==> flow/design.v <==
module multiplier #(parameter width_p="inv")
  ( input      [width_p-1:0] a_i
  , input      [width_p-1:0] b_i
  , output [(2*width_p)-1:0] c_o
  );
  assign c_o = a_i * b_i;
endmodule
module chip_top
  ( input          clk_i
  , input          reset_i
  , input          v_i
  , input  [31:0]  a_i
  , input  [31:0]  b_i
  , output         v_o
  , output [63:0]  c_o
  );
  reg        v_r, v_o_r;
  reg [31:0] a_r, b_r;
  reg [63:0] c_r;
  wire [63:0] c_n;
  multiplier #(.width_p(32)) MULT
    (.a_i(a_r)
    ,.b_i(b_r)
    ,.c_o(c_n)
    );
  always @(posedge clk_i) begin
    if (reset_i) begin
      v_r   <= 1'b0;
      v_o_r <= 1'b0;
    end else begin
      v_r   <= v_i;
      v_o_r <= v_r;
    end
    a_r <= a_i;
    b_r <= b_i;
    c_r <= c_n;
  end
  assign v_o = v_o_r;
  assign c_o = c_r;
endmodule
# From RTL to reports: chip_top
# Module chip_top before and after one edit of its RTL, step after step.
# Lines under "before" count in the file above, lines under "after" in the edited file.
# "diff" is "after" less "before", of the values as shown; "rel_change_pct" is that difference over "before", in percent.
# The mark - stands for no value.
# design
top_module,chip_top
clock_port,clk_i
cell_library,sky130hd
lib_corner,tt_025C_1v80

# Diff
# The edit as a unified diff against the file above.
# The edited RTL no longer does the same as the RTL above: the edit was made by script, with no optimisation intended.
# begin of diff
@@ -16,5 +16,5 @@
   );
   reg        v_r, v_o_r;
-  reg [31:0] a_r, b_r;
+  reg [30:0] a_r, b_r;
   reg [63:0] c_r;
   wire [63:0] c_n;
# end of diff

# Elaborated design
# Source: Yosys, flattened and elaborated, memories not mapped. Widths are those after wreduce; folded enables and synchronous resets count as part of the registers. Registers that Yosys merges into a memory's read port (data or address) are not register bits. Print and check cells do not count. Equal cells are merged and count once.
# word_totals
element,before,after,diff,rel_change_pct
ff_bits,130,128,-2,-1.54
in_bits,67,67,0,0.00
output_inout_bits,65,65,0,0.00
word_cells,6,6,0,0.00
# op_classes
element,before,after,diff,rel_change_pct
multipliers,1,1,0,0.00
# ops
operator,before,after,diff,rel_change_pct
multiplier 32 x 32 -> 64 bit,1,0,-1,-100.00
multiplier 31 x 31 -> 62 bit,0,1,1,-

# Depth
# Depth = most cells in a row (Yosys ltp): at word level without a register or memory, in the mapped netlist without a sequential cell, where the memories' decode and read muxes count.
# depth
element,before,after,diff,rel_change_pct
ltp_word,1,1,0,0.00
ABC_AREA,0,0,-,-
ltp_mapped,29,26,-3,-10.34
mapped_depth_nobuf,27,24,-3,-11.11

# After synthesis
# Yosys stat after the flow's synthesis: flattened, memories mapped to cells. It holds for the ABC_AREA given above (unset counts as 0); a run with the other value may have another netlist.
# synth_totals
element,before,after,diff,rel_change_pct
cell_count,3824,3610,-214,-5.60
area_mm2,0.0358707,0.0339375,-0.0019332,-5.39
sequential_area_mm2,0.0026025,0.0025224,-0.0000801,-3.08
ffs,130,126,-4,-3.08
n_buf,218,216,-2,-0.92
# by_type
cell,before,after,diff,rel_change_pct
sky130_fd_sc_hd__inv_1,873,772,-101,-11.57
sky130_fd_sc_hd__and2_1,599,521,-78,-13.02
sky130_fd_sc_hd__fa_1,896,837,-59,-6.58
sky130_fd_sc_hd__nand2_1,471,490,19,4.03
sky130_fd_sc_hd__clkbuf_1,218,204,-14,-6.42
sky130_fd_sc_hd__ha_1,263,255,-8,-3.04
sky130_fd_sc_hd__nand4_1,22,14,-8,-36.36
sky130_fd_sc_hd__buf_2,0,8,8,-
sky130_fd_sc_hd__o21a_1,10,3,-7,-70.00
sky130_fd_sc_hd__nand3_1,12,18,6,50.00
sky130_fd_sc_hd__a21oi_1,67,72,5,7.46
sky130_fd_sc_hd__and3_1,6,11,5,83.33
sky130_fd_sc_hd__dfxtp_1,130,126,-4,-3.08
sky130_fd_sc_hd__xnor2_1,41,37,-4,-9.76
sky130_fd_sc_hd__a21o_1,29,25,-4,-13.79
sky130_fd_sc_hd__or3_1,4,7,3,75.00
sky130_fd_sc_hd__o211a_1,3,0,-3,-100.00
sky130_fd_sc_hd__nand2b_1,1,4,3,300.00
# Not every row of either side is listed.
# By module: a second synthesis without flattening, with its own total; a netlist apart from the flattened one above.
# hier_totals
element,before,after,diff,rel_change_pct
hier_cells,3862,3861,-1,-0.03
area_unflattened_mm2,0.0361509,0.0361146,-0.0000363,-0.10
# Each row is one instance without its submodules.
# by_module_before
module,n_inst,n_cells,area_mm2,seq_area_mm2
multiplier #(width_p=32),1,3730,0.0335359,0
chip_top,1,132,0.002615,0.0026025
# by_module_after
module,n_inst,n_cells,area_mm2,seq_area_mm2
multiplier #(width_p=32),1,3730,0.0335359,0
chip_top,1,131,0.0025787,0.0025625

# Path before layout
# OpenSTA on the mapped netlist: ideal clock, no wires. The path of least setup slack (recovery checks aside). Input and output delay are each 20% of the period. Register names are those of the netlist, which keeps one name where synthesis merged equal registers.
# synth_path
element,before,after,diff,rel_change_pct
path_type,register -> register,register -> register,-,-
start,reg a_r[29],reg b_r[9],-,-
end,reg c_r[62],reg c_r[59],-,-
tclk_ns,7.5,7.5,0.0,0.00
setup_ns,0.119,0.136,0.017,-
launch_ns,0.000,0.000,0.000,-
arrival_ns,6.960,6.663,-0.297,-4.27
t_required_ns,7.381,7.364,-0.017,-0.23
slack_ns,0.420,0.701,0.281,-
path_delay_ns,7.079,6.799,-0.280,-3.96
stages,25,25,0,0.00
path_buffers,2,2,0,0.00
period_less_setup_slack_ns,7.08,6.799,-0.281,-3.97
# "path_delay_ns" = arrival - input delay + setup time.
# "stages" counts driving pins, that of a launching flip-flop among them; a cell with two outputs on the path counts twice.
# "period_less_setup_slack_ns" = period - worst setup slack (recovery checks aside). The figure is calculated, with input and output delays left at 20% of the set period.
# The rows between start and end are the longest chain of elaborated cells between them; the timing report does not say that the signal goes this way. Where chains are equally long, one stands for them.
# A line is the first line of the expression or statement that the cell stems from. Yosys adds cells for indexed reads and writes and turns some case tables into memories.
# synth_via_before
cell_sequence,sky130_fd_sc_hd__dfxtp_1 sky130_fd_sc_hd__clkbuf_1 sky130_fd_sc_hd__nand2_1 sky130_fd_sc_hd__fa_1 sky130_fd_sc_hd__inv_1 sky130_fd_sc_hd__fa_1 sky130_fd_sc_hd__inv_1 sky130_fd_sc_hd__fa_1 sky130_fd_sc_hd__fa_1 sky130_fd_sc_hd__inv_1 sky130_fd_sc_hd__fa_1 sky130_fd_sc_hd__fa_1 sky130_fd_sc_hd__fa_1 sky130_fd_sc_hd__fa_1 sky130_fd_sc_hd__ha_1 sky130_fd_sc_hd__clkbuf_1 sky130_fd_sc_hd__nand4_1 sky130_fd_sc_hd__nor4_1 sky130_fd_sc_hd__inv_1 sky130_fd_sc_hd__a211oi_1 sky130_fd_sc_hd__o21ai_0 sky130_fd_sc_hd__o21a_1 sky130_fd_sc_hd__o21ai_0 sky130_fd_sc_hd__o211ai_1 sky130_fd_sc_hd__xnor2_1
elab_chain_cells,1
cone_cells,1
cone_lines,1
classes_between,mul: 1
# synth_lines_before
element,line_no,text
"start, declared",18,"reg [31:0] a_r, b_r;"
"start, assigned",34,a_r <= a_i;
multiplier 32 x 32 -> 64 bit,6,assign c_o = a_i * b_i;
"end, assigned",36,c_r <= c_n;
"end, declared",19,reg [63:0] c_r;
# synth_via_after
cell_sequence,sky130_fd_sc_hd__dfxtp_1 sky130_fd_sc_hd__clkbuf_1 sky130_fd_sc_hd__and2_1 sky130_fd_sc_hd__fa_1 sky130_fd_sc_hd__fa_1 sky130_fd_sc_hd__inv_1 sky130_fd_sc_hd__fa_1 sky130_fd_sc_hd__fa_1 sky130_fd_sc_hd__inv_1 sky130_fd_sc_hd__fa_1 sky130_fd_sc_hd__fa_1 sky130_fd_sc_hd__fa_1 sky130_fd_sc_hd__inv_1 sky130_fd_sc_hd__fa_1 sky130_fd_sc_hd__inv_1 sky130_fd_sc_hd__ha_1 sky130_fd_sc_hd__buf_2 sky130_fd_sc_hd__a21o_1 sky130_fd_sc_hd__a21o_1 sky130_fd_sc_hd__a221oi_1 sky130_fd_sc_hd__nand2b_1 sky130_fd_sc_hd__a21oi_1 sky130_fd_sc_hd__a2111oi_0 sky130_fd_sc_hd__o41ai_1 sky130_fd_sc_hd__xor2_1
elab_chain_cells,1
cone_cells,1
cone_lines,1
classes_between,mul: 1
# synth_lines_after
element,line_no,text
"start, declared",18,"reg [30:0] a_r, b_r;"
"start, assigned",35,b_r <= b_i;
multiplier 31 x 31 -> 62 bit,6,assign c_o = a_i * b_i;
"end, assigned",36,c_r <= c_n;
"end, declared",19,reg [63:0] c_r;

# Timing after layout
# From the final timing report of the runs of pair 1: the path of least setup slack in the routed layout; clock arrival at registers is part of the times.
# layout_path
element,before,after,diff,rel_change_pct
path_type,register -> register,register -> register,-,-
start,reg a_r[13],reg a_r[14],-,-
end,reg c_r[60],reg c_r[57],-,-
tclk_ns,7.35,7.35,0.00,0.00
setup_ns,0.11,0.11,0.00,-
launch_ns,0.54,0.51,-0.03,-5.56
arrival_ns,7.68,7.55,-0.13,-1.69
t_required_ns,7.78,7.75,-0.03,-0.39
slack_ns,0.10,0.20,0.10,-
stages,26,24,-2,-7.69
path_buffers,4,3,-1,-25.00
# The rows between start and end are the longest chain of elaborated cells between them; the timing report does not say that the signal goes this way. Where chains are equally long, one stands for them.
# layout_via_before
cell_sequence,sky130_fd_sc_hd__dfxtp_4 sky130_fd_sc_hd__buf_6 sky130_fd_sc_hd__clkbuf_16 sky130_fd_sc_hd__and2_1 sky130_fd_sc_hd__fa_1 sky130_fd_sc_hd__fa_1 sky130_fd_sc_hd__inv_1 sky130_fd_sc_hd__fa_1 sky130_fd_sc_hd__fa_1 sky130_fd_sc_hd__inv_1 sky130_fd_sc_hd__fa_2 sky130_fd_sc_hd__fa_1 sky130_fd_sc_hd__fa_2 sky130_fd_sc_hd__fa_1 sky130_fd_sc_hd__ha_4 sky130_fd_sc_hd__nand4_1 sky130_fd_sc_hd__buf_4 sky130_fd_sc_hd__nor4_4 sky130_fd_sc_hd__inv_1 sky130_fd_sc_hd__a211oi_2 sky130_fd_sc_hd__o21ai_1 sky130_fd_sc_hd__buf_4 sky130_fd_sc_hd__o21a_4 sky130_fd_sc_hd__o211ai_1 sky130_fd_sc_hd__a31oi_1 sky130_fd_sc_hd__xnor2_1
elab_chain_cells,1
cone_cells,1
cone_lines,1
classes_between,mul: 1
# layout_lines_before
element,line_no,text
"start, declared",18,"reg [31:0] a_r, b_r;"
"start, assigned",34,a_r <= a_i;
multiplier 32 x 32 -> 64 bit,6,assign c_o = a_i * b_i;
"end, assigned",36,c_r <= c_n;
"end, declared",19,reg [63:0] c_r;
# layout_via_after
cell_sequence,sky130_fd_sc_hd__dfxtp_1 sky130_fd_sc_hd__buf_12 sky130_fd_sc_hd__buf_4 sky130_fd_sc_hd__and2_1 sky130_fd_sc_hd__fa_1 sky130_fd_sc_hd__fa_1 sky130_fd_sc_hd__fa_1 sky130_fd_sc_hd__inv_1 sky130_fd_sc_hd__fa_1 sky130_fd_sc_hd__inv_1 sky130_fd_sc_hd__fa_1 sky130_fd_sc_hd__fa_1 sky130_fd_sc_hd__fa_1 sky130_fd_sc_hd__fa_1 sky130_fd_sc_hd__ha_1 sky130_fd_sc_hd__a21o_1 sky130_fd_sc_hd__o21bai_1 sky130_fd_sc_hd__or3_1 sky130_fd_sc_hd__a31oi_2 sky130_fd_sc_hd__buf_4 sky130_fd_sc_hd__o21ai_2 sky130_fd_sc_hd__and4_4 sky130_fd_sc_hd__or2_1 sky130_fd_sc_hd__o311a_1
elab_chain_cells,1
cone_cells,1
cone_lines,1
classes_between,mul: 1
# layout_lines_after
element,line_no,text
"start, declared",18,"reg [30:0] a_r, b_r;"
"start, assigned",34,a_r <= a_i;
multiplier 31 x 31 -> 62 bit,6,assign c_o = a_i * b_i;
"end, assigned",36,c_r <= c_n;
"end, declared",19,reg [63:0] c_r;

# Flow runs
# Runs of the flow (Yosys, OpenROAD) on both versions; the two runs of a pair have the same settings. The constraints put input and output delay at 20% of the set period each and load the outputs with 0.01 pF.
# settings_pair_1
CORE_UTILIZATION,40
period_ns,7.35
CAP_MARGIN,20
CORE_MARGIN,2
SLEW_MARGIN,20
# results_pair_1
element,before,after,diff,rel_change_pct
yosys_chip_area_mm2,0.0358707,0.0339375,-0.0019332,-5.39
design.die.area_mm2,0.092088,0.0871903,-0.0048977,-5.32
post_route_stdcell_area_mm2,0.0432502,0.038886,-0.0043642,-10.09
final_util_frac,0.488,0.464,-0.024,-
worst_setup_slack_ns,0.095,0.200,0.105,-
timing.setup.tns_ns,0.000,0.000,0.000,-
final_hold_ws_ns,0.440,0.458,0.018,-
period_reached_ns,7.255,7.150,-0.105,-1.45
# settings_pair_2
ABC_AREA,0
CELL_PAD_IN_SITES_DETAIL_PLACEMENT,0
CORE_MARGIN,4
CORE_UTILIZATION,71
CTS_CLUSTER_SIZE,10
GPL_ROUTABILITY_DRIVEN,0
GPL_TIMING_DRIVEN,0
SETUP_SLACK_MARGIN,1.38
TNS_END_PERCENT,100
period_ns,10.1
CAP_MARGIN,20
SLEW_MARGIN,20
# results_pair_2
element,before,after,diff,rel_change_pct
yosys_chip_area_mm2,0.0358707,0.0339375,-0.0019332,-5.39
design.die.area_mm2,0.0541819,0.0513612,-0.0028207,-5.21
post_route_stdcell_area_mm2,0.038876,0.0366764,-0.0021996,-5.66
final_util_frac,0.776,0.783,0.007,-
worst_setup_slack_ns,1.420,1.501,0.081,-
timing.setup.tns_ns,0.000,0.000,0.000,-
final_hold_ws_ns,0.447,0.452,0.005,-
period_reached_ns,8.680,8.599,-0.081,-0.93
# "period_reached_ns" means the clock period less the worst setup slack. The figure is calculated, with input and output delays left at 20% of the set period.
